==> flow/design.v <==
`timescale 1ns / 1ps
module clock #(parameter start_time = 0, parameter end_time = 100)(
    input wire in,
    input wire rst,
    output reg out,
    output wire rise
);
    reg [31:0] counter;
    assign rise = (counter >= (end_time >> 1)) & ~out;
    always @(posedge in) begin
        if (rst) begin
            counter <= start_time;
            out <= 1'b0;
        end else begin
            counter <= (counter >= (end_time >> 1)) ? 1 : counter + 1;
            out <= (counter >= (end_time >> 1)) ? ~out : out;
        end
    end
endmodule
`timescale 1ns / 1ps
module stopwatch(clk, rst, btnS, btnR, sw, an, seg);
input clk;
input rst;
input btnS, btnR;
input [7:0] sw;
output reg [3:0] an;
output reg [7:0] seg;
reg [3:0] seg_value;
wire [3:0] seg3, seg2, seg1, seg0;
reg adj_sec;
reg adj;
reg digits_on;
wire one_hz_clk;
wire two_hz_clk;
wire segment_clk;
wire blink_clk;
wire debounce_clk;
wire one_hz_rise;
wire two_hz_rise;
wire segment_rise;
wire blink_rise;
wire debounce_rise;
reg [31:0] sec_counter;
reg [1:0] seg_index;
clock #(.start_time(0), .end_time(200)) my_one_hz_clk(.in(clk), .rst(rst), .out(one_hz_clk), .rise(one_hz_rise));
clock #(.start_time(0), .end_time(100)) my_two_hz_clk(.in(clk), .rst(rst), .out(two_hz_clk), .rise(two_hz_rise));
clock #(.start_time(0), .end_time(4)) my_segment_clk(.in(clk), .rst(rst), .out(segment_clk), .rise(segment_rise));
clock #(.start_time(0), .end_time(20)) my_blink_clk(.in(clk), .rst(rst), .out(blink_clk), .rise(blink_rise));
clock #(.start_time(0), .end_time(10)) my_debounce_clk(.in(clk), .rst(rst), .out(debounce_clk), .rise(debounce_rise));
wire [1:0] next_index = seg_index + 2'd1;
assign seg0 = (sec_counter % 60)  % 10;
assign seg1 = (sec_counter % 60)  / 10;
assign seg2 = (sec_counter / 60)  % 10;
assign seg3 = (sec_counter / 600) % 10;
always @(*) begin
    case (next_index)
        0: seg_value = (digits_on || ~sw[1]) ? seg0 : 10;
        1: seg_value = (digits_on || ~sw[1]) ? seg1 : 10;
        2: seg_value = (digits_on ||  sw[1]) ? seg2 : 10;
        default: seg_value = (digits_on ||  sw[1]) ? seg3 : 10;
    endcase
end
always @(posedge clk) begin
    if (rst) begin
        adj_sec   <= 1'b0;
        adj       <= 1'b0;
        seg_index <= 2'd0;
        an        <= 4'b1111;
        seg       <= 8'b11111111;
    end else if (segment_rise) begin
        adj_sec   <= sw[1];
        adj       <= sw[0];
        seg_index <= next_index;
        an        <= ~(4'b0001 << next_index);
        case (seg_value)
            0: seg <= ~8'b11111100;
            1: seg <= ~8'b01100000;
            2: seg <= ~8'b11011010;
            3: seg <= ~8'b11110010;
            4: seg <= ~8'b01100110;
            5: seg <= ~8'b10110110;
            6: seg <= ~8'b10111110;
            7: seg <= ~8'b11100000;
            8: seg <= ~8'b11111110;
            9: seg <= ~8'b11110110;
            default: seg <= 8'b11111111;
        endcase
    end
end
reg [1:0] reset_state;
reg [2:0] pause_state;
reg stop_tick;
reg has_ticked_once;
wire [1:0] reset_sample = {btnR, reset_state[1]};
wire [2:0] pause_sample = {pause_state[2] && btnS, btnS, pause_state[1]};
always @(posedge clk) begin
    if (rst) begin
        reset_state     <= 2'b00;
        pause_state     <= 3'b000;
        stop_tick       <= 1'b0;
        has_ticked_once <= 1'b0;
        sec_counter     <= 32'd0;
    end else if (debounce_rise) begin
        if (reset_sample == 2'b11) begin
            reset_state <= 2'b00;
            pause_state <= pause_sample;
            sec_counter <= 0;
        end else if (pause_sample == 3'b011) begin
            reset_state <= reset_sample;
            pause_state <= 3'b100;
            stop_tick   <= ~stop_tick;
        end else begin
            reset_state <= reset_sample;
            pause_state <= pause_sample;
            if (adj ? two_hz_clk : one_hz_clk) begin
                if (~has_ticked_once && ~stop_tick) begin
                    has_ticked_once <= 1'b1;
                    if (adj && ~adj_sec) begin
                        sec_counter <= (sec_counter / 60 >= 99)
                                  ? (sec_counter % 60)
                                  : (sec_counter + 60);
                    end else if (adj) begin
                        sec_counter <= (sec_counter / 60) * 60 + ((sec_counter + 1) % 60);
                    end else begin
                        sec_counter <= sec_counter + 1;
                    end
                end
            end else has_ticked_once <= 1'b0;
        end
    end
end
always @(posedge clk) begin
    if (rst)
        digits_on <= 1'b0;
    else if (blink_rise)
        digits_on <= (~adj || ~digits_on);
end
endmodule
; ---- Tool chain data of stopwatch
; Module stopwatch before and after one edit of its RTL, step after step.
; Lines under "before" count in the file above, lines under "after" in the edited file.
; "delta" is "after" less "before", of the values as shown.
; Library cell names are shortened.
; The mark -- stands for no value.
[setup]
top_module = stopwatch
clock_port = clk
library = sky130hd
pvt_corner = tt_025C_1v80

; ---- Edit of the RTL
; Unified diff, file above to edited file.
; The edited RTL no longer does the same as the RTL above: the edit was made by script, with no optimisation intended.
; begin of diff
@@ -19,11 +19,13 @@
 endmodule
 `timescale 1ns / 1ps
-module stopwatch(clk, rst, btnS, btnR, sw, an, seg);
+module stopwatch(clk, rst, btnS, btnR, sw_in, an, seg);
 input clk;
 input rst;
 input btnS, btnR;
-input [7:0] sw;
+input [7:0] sw_in;
 output reg [3:0] an;
 output reg [7:0] seg;
+reg [7:0] sw;
+always @(posedge clk) sw <= sw_in;
 reg [3:0] seg_value;
 wire [3:0] seg3, seg2, seg1, seg0;
; end of diff

; ---- Word-level counts
; Counts by Yosys on the flattened word-level netlist (proc, flatten, opt, wreduce; memories kept). Register bits leave out memories and registers merged into their read ports (data or address). Print and check cells are left out. Cells with the same type and inputs are merged into one.
; Memory sizes are those after Yosys's memory passes, which may raise the word count (mostly to a power of two), join words into wider ones and drop unused or constant bits.
[bits]
columns = item, before, after, delta
row1 = register_bits, 221, 223, 2
row2 = rom_bits, 112, 112, 0
row3 = clocked_rd_ports_x_width, 7, 7, 0
row4 = memories, 1, 1, 0
row5 = input_bits, 12, 12, 0
[op_classes]
columns = item, before, after, delta
row1 = add_sub_neg, 9, 9, 0
row2 = multipliers, 1, 1, 0
row3 = div_mod_pow, 8, 8, 0
row4 = cmp, 6, 6, 0
row5 = equal, 6, 6, 0
row6 = shifts, 1, 1, 0
row7 = mux, 23, 23, 0
row8 = n_logic, 17, 17, 0
row9 = reduce_logical, 17, 17, 0
[mem_list]
columns = item, before, after
row1 = memory_list, 16x7 r1 w0, 16x7 r1 w0
; Unchanged operator kinds not shown: 37.

; ---- Longest topological paths
; Depth = most cells in a row (Yosys ltp): at word level without a register or memory, in the mapped netlist without a sequential cell, where the memories' decode and read muxes count.
[logic_depth]
columns = item, before, after, delta
row1 = depth_word, 9, 9, 0
row2 = ABC_AREA, 0, 0, --
row3 = mapped_depth, 111, 132, 21
row4 = depth_no_buf, 103, 131, 28

; ---- Netlist
; Yosys stat after the flow's synthesis: flattened, memories mapped to cells. It holds for the ABC_AREA given above (unset counts as 0); a run with the other value may have another netlist.
[types]
columns = cell, before, after, delta
row1 = o21ai_0, 276, 239, -37
row2 = xnor2_1, 207, 237, 30
row3 = a21oi_1, 301, 330, 29
row4 = nor2_1, 402, 374, -28
row5 = nor3_1, 157, 131, -26
row6 = nand3_1, 119, 145, 26
row7 = o21ai_1, 31, 56, 25
row8 = o221ai_1, 29, 10, -19
row9 = o211ai_1, 61, 43, -18
row10 = buf_6, 1, 19, 18
row11 = a31oi_1, 53, 70, 17
row12 = clkbuf_1, 135, 151, 16
row13 = inv_1, 169, 184, 15
row14 = o21bai_1, 50, 35, -15
row15 = a21o_1, 66, 52, -14
row16 = o31a_1, 22, 9, -13
row17 = maj3_1, 14, 27, 13
row18 = a211oi_1, 73, 61, -12
; Unchanged cell types not shown: 22.
; The list need not be complete.
[mapped]
columns = item, before, after, delta
row1 = cells, 4195, 4192, -3
row2 = mapped_area_um2, 30297.8, 30628.1, 330.3
row3 = seqArea_um2, 4364.2, 4404.2, 40.0
row4 = ff_cells, 218, 220, 2
row5 = buffers, 190, 229, 39
; By module: a second synthesis without flattening, with its own total; a netlist apart from the flattened one above.
[unflattened]
columns = item, before, after, delta
row1 = hier_cells, 4263, 4249, -14
row2 = area_unflattened_um2, 30828.3, 31222.4, 394.1
; Rows give one instance, submodules left out.
[modules_before]
columns = mod, n_inst, n_cells, mod_area_um2, mod_seq_area_um2
row1 = stopwatch, 1, 3941, 26461.6, 1061.0
row2 = clock, 1, 73, 907.1, 660.6
row3 = clock, 1, 64, 884.6, 660.6
row4 = clock, 1, 68, 875.8, 660.6
row5 = clock, 1, 60, 853.3, 660.6
row6 = clock, 1, 57, 845.8, 660.6
[modules_after]
columns = mod, n_inst, n_cells, mod_area_um2, mod_seq_area_um2
row1 = stopwatch, 1, 3927, 26855.8, 1101.1
row2 = clock, 1, 73, 907.1, 660.6
row3 = clock, 1, 64, 884.6, 660.6
row4 = clock, 1, 68, 875.8, 660.6
row5 = clock, 1, 60, 853.3, 660.6
row6 = clock, 1, 57, 845.8, 660.6

; ---- Path before layout
; Source: OpenSTA report_checks on the synthesized netlist (no wires, ideal clock, input and output delay 20% of the period each), path of least setup slack; recovery checks are left aside. Register names are those of the netlist, which keeps one name where synthesis merged equal registers.
[synth_timing]
columns = item, before, after, delta
row1 = path_type, register -> register, register -> register, --
row2 = startpoint, register sec_counter[3], register sec_counter[2], --
row3 = endpoint, register sec_counter[31], register sec_counter[31], --
row4 = clock_period_ns, 30.0, 30.0, 0.0
row5 = launch_ns, 0.000, 0.000, 0.000
row6 = arrival_ns, 20.801, 25.354, 4.553
row7 = slack_ns, 9.071, 4.518, -4.553
row8 = delay_ns, 20.929, 25.482, 4.553
row9 = path_stages, 106, 129, 23
row10 = n_path_buf, 6, 1, -5
row11 = period_less_setup_slack_ns, 20.929, 25.482, 4.553
; "delay_ns" = arrival - input delay + setup time.
; "path_stages" counts driving pins, that of a launching flip-flop among them; a cell with two outputs on the path counts twice.
; "period_less_setup_slack_ns" = period - worst setup slack (recovery checks aside). The figure is calculated, with input and output delays left at 20% of the set period.
; The rows between start and end are the longest chain of elaborated cells between them; the timing report does not say that the signal goes this way. Where chains are equally long, one stands for them.
; Each line given opens the expression or statement behind the cell; cells for indexed reads and writes are added by Yosys, which also makes memories of some case tables.
; A register here has more assigning lines than the two given.
[synth_via_before]
cell_sequence = dfxtp_1 -> clkbuf_1 -> inv_1 -> ha_1 -> nor4b_2 -> nand4_1 -> buf_2 -> nor4_2 -> o211ai_1 -> xnor2_1 -> clkbuf_1 -> nand4_1 -> nor3_1 -> nor2_1 -> maj3_1 -> o21ai_1 -> o21bai_1 -> a211o_1 -> (+70 left out) -> o21bai_1 -> a21o_1 -> a21o_1 -> a21oi_1 -> nor2b_1 -> o21a_1 -> o21a_1 -> o21a_1 -> o21ai_0 -> nand2b_1 -> a21oi_1 -> o21bai_1 -> a21oi_1 -> xnor2_1 -> a221oi_1 -> a211oi_1 -> a21oi_1 -> nor2_1
elab_chain_len = 9
cone_cells = 15
classes_between = 3 x add/sub; 1 x mul; 3 x div; 1 x compare; 7 x mux
[synth_rtl_before]
columns = item, line
row1 = start: declaration, 43  ; reg [31:0] sec_counter;
row2 = start: assignment, 119  ; sec_counter <= (sec_counter / 60 >= 99)
row3 = start: assignment, 123  ; sec_counter <= (sec_counter / 60) * 60 + ((sec_counter + 1) % 60);
row4 = 32-bit by 6-bit divider with 32-bit output, 123
row5 = 32-bit by 4-bit multiplier with 30-bit output, 123
row6 = 32-bit adder, 123
row7 = 32-bit 2-to-1 mux, 122  ; end else if (adj) begin
row8 = 32-bit 2-to-1 mux, 118  ; if (adj && ~adj_sec) begin
row9 = 32-bit 2-to-1 mux, 116  ; if (~has_ticked_once && ~stop_tick) begin
row10 = 32-bit 2-to-1 mux, 115  ; if (adj ? two_hz_clk : one_hz_clk) begin
row11 = 32-bit 2-to-1 mux, 108  ; end else if (pause_sample == 3'b011) begin
row12 = 32-bit 2-to-1 mux, 104  ; if (reset_sample == 2'b11) begin
row13 = end: assignment, 119
row14 = end: assignment, 123
row15 = end: declaration, 43
[synth_via_after]
cell_sequence = dfxtp_1 -> clkbuf_1 -> inv_1 -> ha_1 -> nor4b_2 -> nand4_2 -> o21a_1 -> o211ai_1 -> xor2_1 -> or4_1 -> nor4_1 -> xnor2_1 -> a211oi_1 -> xnor2_1 -> a211o_1 -> a31o_2 -> xnor2_1 -> a31oi_1 -> (+93 left out) -> a21oi_1 -> nor2b_1 -> o21a_1 -> o21ai_0 -> nand2b_1 -> a21oi_1 -> nor2b_1 -> o21a_1 -> o21ai_0 -> nand2b_1 -> a21oi_1 -> o21bai_1 -> a21oi_1 -> xnor2_1 -> a221oi_1 -> a211oi_1 -> a21oi_1 -> nor2_1
elab_chain_len = 9
cone_cells = 15
classes_between = 3 x add/sub; 1 x mul; 3 x div; 1 x compare; 7 x mux
[synth_rtl_after]
columns = item, line
row1 = start: declaration, 45  ; reg [31:0] sec_counter;
row2 = start: assignment, 121  ; sec_counter <= (sec_counter / 60 >= 99)
row3 = start: assignment, 125  ; sec_counter <= (sec_counter / 60) * 60 + ((sec_counter + 1) % 60);
row4 = 32-bit by 6-bit divider with 32-bit output, 125
row5 = 32-bit by 4-bit multiplier with 30-bit output, 125
row6 = 32-bit adder, 125
row7 = 32-bit 2-to-1 mux, 124  ; end else if (adj) begin
row8 = 32-bit 2-to-1 mux, 120  ; if (adj && ~adj_sec) begin
row9 = 32-bit 2-to-1 mux, 118  ; if (~has_ticked_once && ~stop_tick) begin
row10 = 32-bit 2-to-1 mux, 117  ; if (adj ? two_hz_clk : one_hz_clk) begin
row11 = 32-bit 2-to-1 mux, 110  ; end else if (pause_sample == 3'b011) begin
row12 = 32-bit 2-to-1 mux, 106  ; if (reset_sample == 2'b11) begin
row13 = end: assignment, 121
row14 = end: assignment, 125
row15 = end: declaration, 45

; ---- Timing after layout
; From the final timing report of each run of pair 1: the path of least setup slack in the routed layout; clock arrival at registers is part of the times.
[layout_timing]
columns = item, before, after, delta
row1 = path_type, register -> register, register -> register, --
row2 = startpoint, register sec_counter[3], register sec_counter[2], --
row3 = endpoint, register sec_counter[31], register seg[3], --
row4 = clock_period_ns, 27.9, 27.9, 0.0
row5 = launch_ns, 0.50, 0.52, 0.02
row6 = arrival_ns, 25.60, 27.03, 1.43
row7 = slack_ns, 2.67, 1.27, -1.40
row8 = path_stages, 92, 104, 12
row9 = n_path_buf, 2, 8, 6
; The rows between start and end are the longest chain of elaborated cells between them; the timing report does not say that the signal goes this way. Where chains are equally long, one stands for them.
; A register here has more assigning lines than the two given.
[layout_via_before]
cell_sequence = dfxtp_1 -> inv_1 -> ha_1 -> nor4b_2 -> buf_4 -> nand4_1 -> buf_4 -> nor3_1 -> a21oi_1 -> inv_2 -> o21ai_0 -> nand4_1 -> o31ai_1 -> a31oi_1 -> nand3_1 -> a32o_1 -> a2111oi_2 -> o32ai_1 -> (+56 left out) -> o21bai_1 -> a21o_1 -> a21o_1 -> a21oi_1 -> nor2b_1 -> o21a_1 -> o21a_1 -> o21a_1 -> o21ai_0 -> nand2b_1 -> a21oi_1 -> o21bai_1 -> a21oi_1 -> xnor2_1 -> a221oi_1 -> a211oi_1 -> a21oi_1 -> nor2_1
elab_chain_len = 9
cone_cells = 15
classes_between = 3 x add/sub; 1 x mul; 3 x div; 1 x compare; 7 x mux
[layout_rtl_before]
columns = item, line
row1 = start: declaration, 43  ; reg [31:0] sec_counter;
row2 = start: assignment, 119  ; sec_counter <= (sec_counter / 60 >= 99)
row3 = start: assignment, 123  ; sec_counter <= (sec_counter / 60) * 60 + ((sec_counter + 1) % 60);
row4 = 32-bit by 6-bit divider with 32-bit output, 123
row5 = 32-bit by 4-bit multiplier with 30-bit output, 123
row6 = 32-bit adder, 123
row7 = 32-bit 2-to-1 mux, 122  ; end else if (adj) begin
row8 = 32-bit 2-to-1 mux, 118  ; if (adj && ~adj_sec) begin
row9 = 32-bit 2-to-1 mux, 116  ; if (~has_ticked_once && ~stop_tick) begin
row10 = 32-bit 2-to-1 mux, 115  ; if (adj ? two_hz_clk : one_hz_clk) begin
row11 = 32-bit 2-to-1 mux, 108  ; end else if (pause_sample == 3'b011) begin
row12 = 32-bit 2-to-1 mux, 104  ; if (reset_sample == 2'b11) begin
row13 = end: assignment, 119
row14 = end: assignment, 123
row15 = end: declaration, 43
[layout_via_after]
cell_sequence = dfxtp_1 -> inv_1 -> ha_1 -> nor4b_4 -> buf_4 -> and4_1 -> a2111oi_1 -> nor3_1 -> a2111o_1 -> and3_1 -> and4_4 -> or2_4 -> o211ai_2 -> mux2_2 -> o211a_4 -> or4_1 -> a21oi_4 -> buf_4 -> (+68 left out) -> a31oi_1 -> or4_1 -> a221oi_2 -> a2bb2oi_2 -> o2111a_2 -> nor2_2 -> o41a_1 -> and4_1 -> xnor2_1 -> a221oi_2 -> o2111ai_2 -> a21o_1 -> or2_4 -> inv_4 -> ha_1 -> a21oi_1 -> a211oi_1 -> o21bai_1
elab_chain_len = 4
cone_cells = 12
classes_between = 7 x div; 5 x mux
[layout_rtl_after]
columns = item, line
row1 = start: declaration, 45  ; reg [31:0] sec_counter;
row2 = start: assignment, 121  ; sec_counter <= (sec_counter / 60 >= 99)
row3 = start: assignment, 125  ; sec_counter <= (sec_counter / 60) * 60 + ((sec_counter + 1) % 60);
row4 = 32-bit by 10-bit divider with 32-bit output, 56  ; assign seg3 = (sec_counter / 600) % 10;
row5 = 32-bit by 4-bit modulo with 32-bit output, 56
row6 = 4-bit 2-to-1 mux, 62  ; default: seg_value = (digits_on ||  sw[1]) ? seg3 : 10;
row7 = 4-bit case mux with 3-bit select, 58  ; case (next_index)
row8 = end: assignment, 78  ; 0: seg <= ~8'b11111100;
row9 = end: assignment, 79  ; 1: seg <= ~8'b01100000;
row10 = end: declaration, 27  ; output reg [7:0] seg;

; ---- Flow runs
; Both versions went through the flow (Yosys, OpenROAD) with the same settings in each pair. Constraints: input delay and output delay 20% of the set period each, output load 0.01 pF.
[flow_settings_pair_1]
period_ns = 27.9
CAP_MARGIN = 20
CORE_MARGIN = 2
CORE_UTILIZATION = 40
SLEW_MARGIN = 20
[measured_pair_1]
columns = item, before, after, delta
row1 = synth_area_um2, 30297.8, 30628.1, 330.3
row2 = die_area_um2, 77961.0, 78800.9, 839.9
row3 = finalUtil_frac, 0.437, 0.469, 0.032
row4 = fin_ws_ns, 2.670, 1.266, -1.404
row5 = period_reached_ns, 25.230, 26.634, 1.404
[flow_settings_pair_2]
ABC_AREA = 1
CORE_ASPECT_RATIO = 0.9
CORE_MARGIN = 6
CORE_UTILIZATION = 37
GPL_TIMING_DRIVEN = 1
MAX_ROUTING_LAYER = met4
PLACE_DENSITY_LB_ADDON = 0.15
TNS_END_PERCENT = 50
period_ns = 30.3
CAP_MARGIN = 20
SLEW_MARGIN = 20
[measured_pair_2]
columns = item, before, after, delta
row1 = synth_area_um2, 26734.4, 26071.3, -663.1
row2 = die_area_um2, 78860.1, 76985.5, -1874.6
row3 = finalUtil_frac, 0.411, 0.411, 0.000
row4 = fin_ws_ns, 8.526, 9.179, 0.653
row5 = period_reached_ns, 21.774, 21.121, -0.653
; "period_reached_ns" = clock period - worst setup slack. The figure is calculated, with input and output delays left at 20% of the set period.
